==> flow/design.v <==
module AXI_MASTER(
    input ACLK,
    input ARESETN,
    input              AWREADY,
    output reg         AWVALID,
    output reg [31:0]  AWADDR,
    input              WREADY,
    output reg         WVALID,
    output reg [31:0]  WDATA,
    output reg [3:0 ]  WSTRB,
    input              BVALID,
    input      [1:0]   BRESP,
    output reg         BREADY,
    output reg         READY,
    input              ARREADY,
    output reg         ARVALID,
    output reg [31:0]  ARADDR,
    input               RREADY,
    output reg          RVALID,
    input      [31:0]   RDATA,
    input      [31:0]  C_ADRR,
    input      [31:0]  C_DATA,
    input              C_VALID,
    input              C_VALID_R,
    input      [31:0]  C_ADRR_R,
    output     [31:0]  C_DATA_READ,
    input      [3:0 ]  C_STRB
    );
    parameter   AW_IDLE     =    2'b01;
    parameter   AW_VALID    =    2'b10;
    reg      [1:0 ]  AW_STATE, AW_NEXT_STATE;
    reg      [31:0]  AW_DATA;
    always @(posedge ACLK or negedge ARESETN) begin
        if (!ARESETN) begin
            AW_STATE <= AW_IDLE;
        end
        else begin
            AW_STATE <= AW_NEXT_STATE;
        end    
    end
    always @(negedge ACLK) begin
        if (!ARESETN) begin
            AW_NEXT_STATE <= AW_IDLE;
            AWVALID       <= 0;
            AWADDR        <= 0;
        end
        else begin
            case (AW_STATE)
                AW_IDLE : begin
                    AWVALID <= 0;
                    if (C_VALID) begin
                        AW_NEXT_STATE <= AW_VALID;
                        AW_DATA <= C_ADRR;
                    end
                end
                AW_VALID : begin
                    AWVALID <= 1;
                    AWADDR <= AW_DATA;
                    if ( AWVALID && AWREADY ) begin
                        AW_NEXT_STATE <= AW_IDLE;
                         AWVALID <= 0;
                    end
                end
            endcase
        end
    end
    parameter   W_IDLE     =    2'b01;
    parameter   W_VALID    =    2'b10;
    reg      [1:0 ] W_STATE, W_NEXT_STATE;
    reg      [31:0] W_DATA;
    reg      [3: 0] W_STRB;
        always @(posedge ACLK or negedge ARESETN) begin
        if (!ARESETN) begin
            W_STATE     <= W_IDLE;
        end
        else begin
            W_STATE     <= W_NEXT_STATE;
        end    
    end
    always @(negedge ACLK) begin
        if (!ARESETN) begin
            W_NEXT_STATE <= W_IDLE;
            WVALID       <= 0;
            WDATA        <= 0;
            WSTRB        <= 0;
        end
        else begin
            case (W_STATE)
                W_IDLE : begin
                    WVALID   <= 0;
                    if (C_VALID) begin
                        W_NEXT_STATE <= W_VALID;
                        W_DATA  <= C_DATA;
                        W_STRB  <= C_STRB;
                    end
                end
                W_VALID : begin
                    WVALID   <= 1;
                    WDATA    <= W_DATA;
                    WSTRB    <= W_STRB;
                    if (WVALID && WREADY) begin
                        W_NEXT_STATE <= W_IDLE;
                        WVALID   <= 0;
                    end
                end
            endcase
        end
    end
    parameter   B_IDLE     =    2'b01;
    parameter   B_VALID    =    2'b10;
    reg      [1:0] B_STATE, B_NEXT_STATE;
    reg      [1:0] B_DATA;
    always @(posedge ACLK or negedge ARESETN) begin
        if (!ARESETN) begin
            B_STATE      <= B_IDLE;
        end
        else begin
            B_STATE      <= B_NEXT_STATE;
        end    
    end
    always @(negedge ACLK) begin
        if (!ARESETN) begin
            B_NEXT_STATE <= B_IDLE;
            BREADY       <= 0;
            READY        <= 0;
        end
        else begin
            case (B_STATE)
                B_IDLE : begin
                    BREADY   <= 0;
                    if (WVALID) begin
                        B_NEXT_STATE <= B_VALID;
                    end
                end
                B_VALID : begin
                    BREADY   <= 1;
                    if (BVALID && BREADY) begin
                        B_NEXT_STATE <= B_IDLE;
                        B_DATA       <= BRESP;
                        READY        <= 1'b1;
                    end
                end
            endcase
        end
    end
    parameter   AR_IDLE     =    2'b01;
    parameter   AR_VALID    =    2'b10;
    reg         [1:0]  AR_STATE, AR_NEXT_STATE;          
    reg         [31:0] AR_ADDR_SAVE_DATA;
    always @(posedge ACLK or negedge ARESETN) begin
        if (!ARESETN) begin
            AR_STATE <= AR_IDLE;
        end
        else begin
            AR_STATE <= AR_NEXT_STATE;
        end
    end
    always @(negedge ACLK) begin
        if (!ARESETN) begin
            AR_NEXT_STATE <= AR_IDLE;
            AR_ADDR_SAVE_DATA <= 0;
            ARVALID <= 0;
        end
        else begin
            case(AR_STATE)
                AR_IDLE : begin
                    ARVALID <= 0;
                    if(C_VALID_R) begin
                        AR_NEXT_STATE <= AR_VALID;
                        AR_ADDR_SAVE_DATA <= C_ADRR_R;
                    end
                end
                AR_VALID : begin
                    ARVALID <= 1;
                    ARADDR <= AR_ADDR_SAVE_DATA;
                    if(ARVALID && ARREADY) begin
                        AR_NEXT_STATE <= AR_IDLE;
                        ARVALID <= 0;
                    end
                end
            endcase
        end
    end
    parameter   R_IDLE      =   3'b001;
    parameter   R_VALID     =   3'b010;
    parameter   R_SAVE      =   3'b100;
    reg             [2:0]  R_STATE, R_NEXT_STATE;
    reg             [31:0] R_SAVE_DATA;
    reg             [31:0] R_MASTER_DATA;
    assign C_DATA_READ = R_MASTER_DATA;
    always @(posedge ACLK or negedge ARESETN) begin
        if(!ARESETN)begin
            R_STATE <= R_IDLE;
        end
        else begin
            R_STATE <= R_NEXT_STATE;
        end
    end
    always @(negedge ACLK) begin
        if(!ARESETN)begin
            R_NEXT_STATE <= R_IDLE;
            R_SAVE_DATA <= 0;
            RVALID <= 0;
        end
        else begin
            case(R_STATE)
                R_IDLE : begin
                    RVALID <= 0;
                    R_MASTER_DATA <= R_SAVE_DATA;
                    if(C_VALID_R) begin
                        R_NEXT_STATE <= R_VALID;
                    end
                end
                R_VALID : begin
                    RVALID <= 1;
                    if(RVALID && RREADY) begin
                        R_NEXT_STATE <= R_SAVE;
                        RVALID <= 0;
                    end
                end
                R_SAVE : begin
                    R_SAVE_DATA <= RDATA;
                    if(!RVALID) begin
                        R_NEXT_STATE <= R_IDLE;
                    end
                end
            endcase
        end
    end
endmodule
module AXI_SLAVE(
    input ACLK,
    input ARESETN,
    output reg        AWREADY,
    input             AWVALID,
    input      [31:0] AWADDR,
    output reg        WREADY,
    input             WVALID,
    input      [31:0] WDATA,
    input      [3:0 ] WSTRB,
    output reg       BVALID,
    output reg [1:0] BRESP,
    input            BREADY,
    output reg       ARREADY,
    input            ARVALID,
    input     [31:0] ARADDR,
    output reg      RREADY,
    input           RVALID,
    output  [31:0]  RDATA
    );
    parameter   AW_IDLE     =    2'b01;
    parameter   AW_VALID    =    2'b10;
    reg      [1:0 ]  AW_STATE, AW_NEXT_STATE;
    reg      [31:0]  AW_ADDR_SAVE_DATA;
    always @(posedge ACLK or negedge ARESETN) begin
        if (!ARESETN) begin
            AW_STATE <= AW_IDLE;
        end
        else begin
            AW_STATE <= AW_NEXT_STATE;
        end    
    end
    always @(negedge ACLK) begin
        if (!ARESETN) begin
            AW_NEXT_STATE <= AW_IDLE;
            AWREADY       <= 0;
            AW_ADDR_SAVE_DATA <= 0;
        end
        else begin
            case (AW_STATE)
                AW_IDLE : begin
                    AWREADY <= 0;
                    if (AWVALID) begin
                        AW_NEXT_STATE <= AW_VALID;
                    end
                end
                AW_VALID : begin
                    AWREADY <= 1;
                    if ( AWVALID && AWREADY ) begin
                        AW_NEXT_STATE <= AW_IDLE;
                        AW_ADDR_SAVE_DATA <= AWADDR;
                        AWREADY       <= 0;
                    end
                end
            endcase
        end
    end
    parameter   W_IDLE     =    3'b001;
    parameter   W_VALID    =    3'b010;
    parameter   W_SAVE     =    3'b100;
    reg      [2:0]  W_STATE, W_NEXT_STATE;
    reg      [31:0] W_SAVE_DATA;
    reg      [3:0]  W_STRB_REG;
    reg      [7:0] slave_mem [0:31];
    wire     [31:0] W_ADDR0 = AW_ADDR_SAVE_DATA;
    wire     [31:0] W_ADDR1 = AW_ADDR_SAVE_DATA + 32'd1;
    wire     [31:0] W_ADDR2 = AW_ADDR_SAVE_DATA + 32'd2;
    wire     [31:0] W_ADDR3 = AW_ADDR_SAVE_DATA + 32'd3;
        always @(posedge ACLK or negedge ARESETN) begin
            if(!ARESETN) begin
                W_STATE <= W_IDLE;
            end
            else begin
                W_STATE <= W_NEXT_STATE;
            end
        end
    always @(negedge ACLK) begin
        if (!ARESETN) begin
            W_NEXT_STATE <= W_IDLE;
            W_SAVE_DATA  <= 0;
            W_STRB_REG        <= 0;
            WREADY       <= 0;
        end
        else begin
            case (W_STATE)
                W_IDLE : begin
                    WREADY   <= 0;
                    if (WVALID) begin
                        W_NEXT_STATE <= W_VALID;
                    end
                end
                W_VALID : begin
                    WREADY   <= 1;
                    if (WVALID && WREADY) begin
                        WREADY   <= 0;
                        W_NEXT_STATE <= W_SAVE;
                        W_SAVE_DATA  <= WDATA;
                        W_STRB_REG <= WSTRB;
                    end
                end
                W_SAVE : begin
                    if(W_STRB_REG[0] && W_ADDR0 < 32) begin
                    slave_mem[W_ADDR0[4:0]] <= W_SAVE_DATA[7:0];     
                    end
                    if(W_STRB_REG[1] && W_ADDR1 < 32) begin
                    slave_mem[W_ADDR1[4:0]] <= W_SAVE_DATA[15:8];    
                    end
                    if(W_STRB_REG[2] && W_ADDR2 < 32) begin
                    slave_mem[W_ADDR2[4:0]] <= W_SAVE_DATA[23:16];   
                    end
                    if(W_STRB_REG[3] && W_ADDR3 < 32) begin
                    slave_mem[W_ADDR3[4:0]] <= W_SAVE_DATA[31:24];   
                    end
                    if (!WREADY) begin
                        W_NEXT_STATE <= W_IDLE;
                    end
                end
            endcase
        end
    end
    parameter   B_IDLE     =    2'b01;
    parameter   B_VALID    =    2'b10;
    reg      [1:0] B_STATE, B_NEXT_STATE;
    reg      [1:0] B_DATA;
    always @(posedge ACLK or negedge ARESETN) begin
        if (!ARESETN) begin
            B_STATE      <= B_IDLE;
        end
        else begin
            B_STATE      <= B_NEXT_STATE;
        end    
    end
    always @(negedge ACLK) begin
        if (!ARESETN) begin
            B_NEXT_STATE <= B_IDLE;
            BVALID       <= 0;
            B_DATA       <= 0;
            BRESP        <= 0;
        end
        else begin
            case (B_STATE)
                B_IDLE : begin
                    BVALID   <= 0;
                    if (WVALID && WREADY) begin
                        B_NEXT_STATE <= B_VALID;
                        BRESP <= 2'b00;
                    end
                end
                B_VALID : begin
                    BVALID   <= 1;
                    if (BVALID && BREADY) begin
                        B_NEXT_STATE <= B_IDLE;
                    end
                end
            endcase
        end
    end
    parameter   AR_IDLE     =   2'b01;
    parameter   AR_VALID    =   2'b10;
    reg         [1:0]  AR_STATE, AR_NEXT_STATE;
    reg         [31:0] AR_ADDR_SAVE_DATA;
    always @(posedge ACLK or negedge ARESETN) begin
        if(!ARESETN) begin
            AR_STATE <= AR_IDLE;
        end
        else begin
            AR_STATE <= AR_NEXT_STATE;
        end
    end
    always @(negedge ACLK) begin
        if(!ARESETN) begin
            AR_NEXT_STATE <= AR_IDLE;
            AR_ADDR_SAVE_DATA <= 0;
            ARREADY <= 0;
        end
        else begin
            case(AR_STATE)
                AR_IDLE : begin
                    ARREADY <= 0;
                    if(ARVALID)begin
                        AR_NEXT_STATE <= AR_VALID;
                        AR_ADDR_SAVE_DATA <= ARADDR;
                    end
                end
                AR_VALID : begin
                    ARREADY <= 1;
                    if(ARVALID && ARREADY) begin
                        AR_NEXT_STATE <= AR_IDLE;
                        ARREADY <= 0;
                    end
                end
            endcase
        end
    end
    parameter   R_IDLE      =   3'b001;
    parameter   R_VALID     =   3'b010;
    parameter   R_SAVE      =   3'b010;
    reg             [2:0]  R_STATE, R_NEXT_STATE;
    reg             [31:0] R_SAVE_DATA;
    wire     [31:0] R_ADDR0 = AR_ADDR_SAVE_DATA;
    wire     [31:0] R_ADDR1 = AR_ADDR_SAVE_DATA + 32'd1;
    wire     [31:0] R_ADDR2 = AR_ADDR_SAVE_DATA + 32'd2;
    wire     [31:0] R_ADDR3 = AR_ADDR_SAVE_DATA + 32'd3;
    wire     [7:0]  R_BYTE0 = (R_ADDR0 < 32) ? slave_mem[R_ADDR0[4:0]] : 8'd0;
    wire     [7:0]  R_BYTE1 = (R_ADDR1 < 32) ? slave_mem[R_ADDR1[4:0]] : 8'd0;
    wire     [7:0]  R_BYTE2 = (R_ADDR2 < 32) ? slave_mem[R_ADDR2[4:0]] : 8'd0;
    wire     [7:0]  R_BYTE3 = (R_ADDR3 < 32) ? slave_mem[R_ADDR3[4:0]] : 8'd0;
    assign RDATA = R_SAVE_DATA;   
    always @(posedge ACLK or negedge ARESETN) begin
        if(!ARESETN) begin
            R_STATE <= R_IDLE;
        end
        else begin
            R_STATE <= R_NEXT_STATE;
        end
    end
    always @(negedge ACLK or negedge ARESETN) begin
        if(!ARESETN) begin
            R_NEXT_STATE <= R_IDLE;
            RREADY <= 0;
        end
        else begin
            case(R_STATE)
                R_IDLE : begin
                RREADY <= 0;
                    if(RVALID) begin
                        R_NEXT_STATE <= R_VALID;
                    end
                end
                R_VALID: begin
                RREADY <= 1;
                    if (RVALID && RREADY) begin
                        R_SAVE_DATA <= {R_BYTE3, R_BYTE2, R_BYTE1, R_BYTE0};
                        RREADY <= 0;
                        R_NEXT_STATE <= R_IDLE;
                    end
                end
            endcase
        end
    end
endmodule
module AXI_LITE_PROJ #(
    parameter   ADDRESS     =   32,
    parameter   DATA_WIDTH  =   32
)
(
    input                   clk,
    input                   reset_n,
    input      [31:0]       C_ADRR,
    input      [31:0]       C_DATA,
    input                   C_VALID,
    input                   C_VALID_R,
    input      [31:0]       C_ADRR_R,
    output     [31:0]       C_DATA_READ,
    input      [3:0 ]       C_STRB,
    output reg              READY_S
);
 wire                       S_AWREADY;
 wire                       M_AWVALID;
 wire          [31: 0]      M_AWADDR;
 wire                       S_WREADY;
 wire                       M_WVALID;
 wire          [31: 0]      M_WDATA;
 wire                       S_BVALID;
 wire          [1 : 0]      S_BRESP;
 wire                       M_BREADY;
 wire                       S_ARREADY;
 wire                       M_ARVALID;
 wire          [31: 0]      M_ARADDR;
 wire                       S_RREADY;
 wire                       M_RVALID;
 wire          [31: 0]      S_RDATA;
 wire          [3 : 0]      M_WSTRB;
 wire                       READY;
always @(*) READY_S = READY;
 AXI_MASTER            AXI_M(
    .ACLK(clk),
    .ARESETN(reset_n),
    .AWREADY(S_AWREADY),
    .AWVALID(M_AWVALID),
    .AWADDR(M_AWADDR),
    .WREADY(S_WREADY),
    .WVALID(M_WVALID),
    .WDATA(M_WDATA),
    .WSTRB(M_WSTRB),
    .BVALID(S_BVALID),
    .BRESP(S_BRESP),
    .BREADY(M_BREADY),
    .READY(READY),
    .ARREADY(S_ARREADY),
    .ARVALID(M_ARVALID),
    .ARADDR(M_ARADDR),
    .RREADY(S_RREADY),
    .RVALID(M_RVALID),
    .RDATA(S_RDATA),
    .C_ADRR(C_ADRR),
    .C_DATA(C_DATA),
    .C_VALID(C_VALID),
    .C_VALID_R(C_VALID_R),
    .C_ADRR_R(C_ADRR_R),
    .C_DATA_READ(C_DATA_READ),
    .C_STRB(C_STRB)
    );
AXI_SLAVE               AXI_S(
    .ACLK(clk),
    .ARESETN(reset_n),
    .AWREADY(S_AWREADY),
    .AWVALID(M_AWVALID),
    .AWADDR(M_AWADDR),
    .WREADY(S_WREADY),
    .WVALID(M_WVALID),
    .WDATA(M_WDATA),
    .WSTRB(M_WSTRB),
    .BVALID(S_BVALID),
    .BRESP(S_BRESP),
    .BREADY(M_BREADY),
    .ARREADY(S_ARREADY),
    .ARVALID(M_ARVALID),
    .ARADDR(M_ARADDR),
    .RREADY(S_RREADY),
    .RVALID(M_RVALID),
    .RDATA(S_RDATA)
    );
endmodule
======== From RTL to reports: AXI_LITE_PROJ ========
Each step is given for the RTL above and for the edited RTL.
Lines under "before" count in the file above, lines under "after" in the edited file.
"difference": "after" minus "before" as printed here. "relative change": 100 x difference / "before".
Library cell names are shortened.
A cell with n/a has no value.
design
  design top .............................. AXI_LITE_PROJ
  clock ................................... clk
  library ................................. sky130hd
  corner .................................. tt_025C_1v80

======== Diff ========
Unified diff, file above to edited file.
This change comes from a script, not from a designer. The edited design behaves differently; no optimisation was intended.
begin of diff
@@ -68,5 +68,5 @@
     parameter   W_VALID    =    2'b10;
     reg      [1:0 ] W_STATE, W_NEXT_STATE;
-    reg      [31:0] W_DATA;
+    reg      [23:0] W_DATA;
     reg      [3: 0] W_STRB;
         always @(posedge ACLK or negedge ARESETN) begin
end of diff

======== Word level ========
Counts by Yosys on the flattened word-level netlist (proc, flatten, opt, wreduce; memories kept). Register bits leave out memories and registers merged into their read ports (data or address). Print and check cells are left out. Cells with the same type and inputs are merged into one.
Yosys's memory passes give these memory sizes; they may raise the number of words (mostly to a power of two), join words into wider ones and drop unused or constant bits.
storage and ports
  item                             before  after  difference  relative change (%)
  cells after elaboration          227     227    0           0.00
  bits in writable memories        256     256    0           0.00
  bits in registers                421     397    -24         -5.70
  output and inout bits            33      33     0           0.00
  clocked read ports x word width  32      32     0           0.00
  bits of input ports              104     104    0           0.00
  memories kept                    1       1      0           0.00
memory list
  item                                     before                           after
  words x width with read and write ports  AXI_S.slave_mem 32 x 8 bit 4R4W  AXI_S.slave_mem 32 x 8 bit 4R4W
cells by class
  item                           before  after  difference  relative change (%)
  equality and inequality tests  44      44     0           0.00
  reduce/logical cells           45      45     0           0.00
  multiplexer cells              78      78     0           0.00
  add/sub/neg operators          6       6      0           0.00
  $lt $le $gt $ge                8       8      0           0.00
Operator kinds equal on both sides are left out: 26.

======== Logic depth ========
Yosys ltp: most cells in a row. Word level: on the elaborated netlist, between registers, memories and ports. Mapped: between sequential cells and ports; inverters and the memories' decode and read muxes count.
depth
  item              before  after  difference  relative change (%)
  word-level depth  6       6      0           0.00
  ABC_AREA          0       0      n/a         n/a
  mapped depth      15      16     +1          +6.67

======== After synthesis ========
Source: synth_stat.txt of the flow (Yosys; design flattened, memories mapped). It holds for the ABC_AREA given above (unset counts as 0); a run with the other value may have another netlist.
mapped netlist
  item                            before   after    difference  relative change (%)
  area of sequential cells (um2)  18496.5  15373.5  -3123.0     -16.88
  mapped area (um2)               45384.8  40421.3  -4963.5     -10.94
  flip-flops                      707      683      -24         -3.39
  standard cells after synthesis  3997     4072     +75         +1.88
cells by type
  cell      before  after  difference  relative change (%)
  mux2i_1   446     108    -338        -75.78
  edfxtp_1  420     156    -264        -62.86
  dfxtp_1   262     502    +240        +91.60
  nor2_1    156     321    +165        +105.77
  a222oi_1  0       144    +144        n/a
  a21oi_1   169     75     -94         -55.62
  nand2_1   558     646    +88         +15.77
  o221a_1   80      0      -80         -100.00
  nand3_1   73      150    +77         +105.48
  a21boi_0  104     161    +57         +54.81
  mux2_1    55      1      -54         -98.18
  o22ai_1   77      25     -52         -67.53
  nor2b_1   53      101    +48         +90.57
  o221ai_1  5       52     +47         +940.00
  nor3_1    65      106    +41         +63.08
  inv_1     51      83     +32         +62.75
  o21ai_1   4       36     +32         +800.00
  buf_1     70      46     -24         -34.29
Cell types equal on both sides are left out: 12.
Not every row of either side is listed.
The figures by module come from a second, unflattened synthesis with its own total; it is not the netlist above.
second synthesis, totals
  item                                           before   after    difference  relative change (%)
  cell total of the unflattened synthesis        4262     4239     -23         -0.54
  area total of the unflattened synthesis (um2)  45692.6  45292.2  -400.4      -0.88
Each row is one instance without its submodules.
by module, before
  module         cells  sequential area (um2)  area (um2)  instances
  AXI_SLAVE      3522   11268.3                35943.2     1
  AXI_MASTER     740    7228.2                 9749.4      1
  AXI_LITE_PROJ  0      0.0                    0.0         1
by module, after
  module         cells  sequential area (um2)  area (um2)  instances
  AXI_SLAVE      3522   11268.3                35943.2     1
  AXI_MASTER     717    6827.8                 9349.0      1
  AXI_LITE_PROJ  0      0.0                    0.0         1

======== Layout results ========
Both versions went through the flow (Yosys, OpenROAD) with the same settings in each pair. Constraints: input delay and output delay 20% of the set period each, output load 0.01 pF.
flow settings, pair A
  CORE_UTILIZATION ........................ 40
  PLACE_DENSITY ........................... 0.6
  period_ns ............................... 9.48
  CAP_MARGIN .............................. 20
  CORE_MARGIN ............................. 2
  SLEW_MARGIN ............................. 20
results, pair A
  item                                    before    after     difference  relative change (%)
  area of the die (um2)                   116172.0  103613.0  -12559.0    -10.81
  chip area in the Yosys report (um2)     45384.8   40421.3   -4963.5     -10.94
  worst setup slack after layout (ns)     0.436     0.476     +0.040      n/a
  standard-cell area after routing (um2)  55413.1   49328.6   -6084.5     -10.98
  utilization in the final report (%)     49.3      49.3      0.0         n/a
flow settings, pair B
  ABC_AREA ................................ 1
  CAP_MARGIN .............................. 10
  CELL_PAD_IN_SITES_DETAIL_PLACEMENT ...... 1
  CELL_PAD_IN_SITES_GLOBAL_PLACEMENT ...... 3
  CORE_MARGIN ............................. 4
  CORE_UTILIZATION ........................ 41
  CTS_CLUSTER_DIAMETER .................... 300
  GPL_TIMING_DRIVEN ....................... 1
  HOLD_SLACK_MARGIN ....................... -0.03
  PLACE_DENSITY ........................... 0.53
  TNS_END_PERCENT ......................... 80
  period_ns ............................... 12.1
  SLEW_MARGIN ............................. 20
results, pair B
  item                                    before    after
  area of the die (um2)                   126921.0  n/a
  chip area in the Yosys report (um2)     49726.4   n/a
  worst setup slack after layout (ns)     1.091     n/a
  standard-cell area after routing (um2)  57357.5   n/a
  utilization in the final report (%)     47.7      n/a
pair B, after: no results, placement failed with GPL-0301.
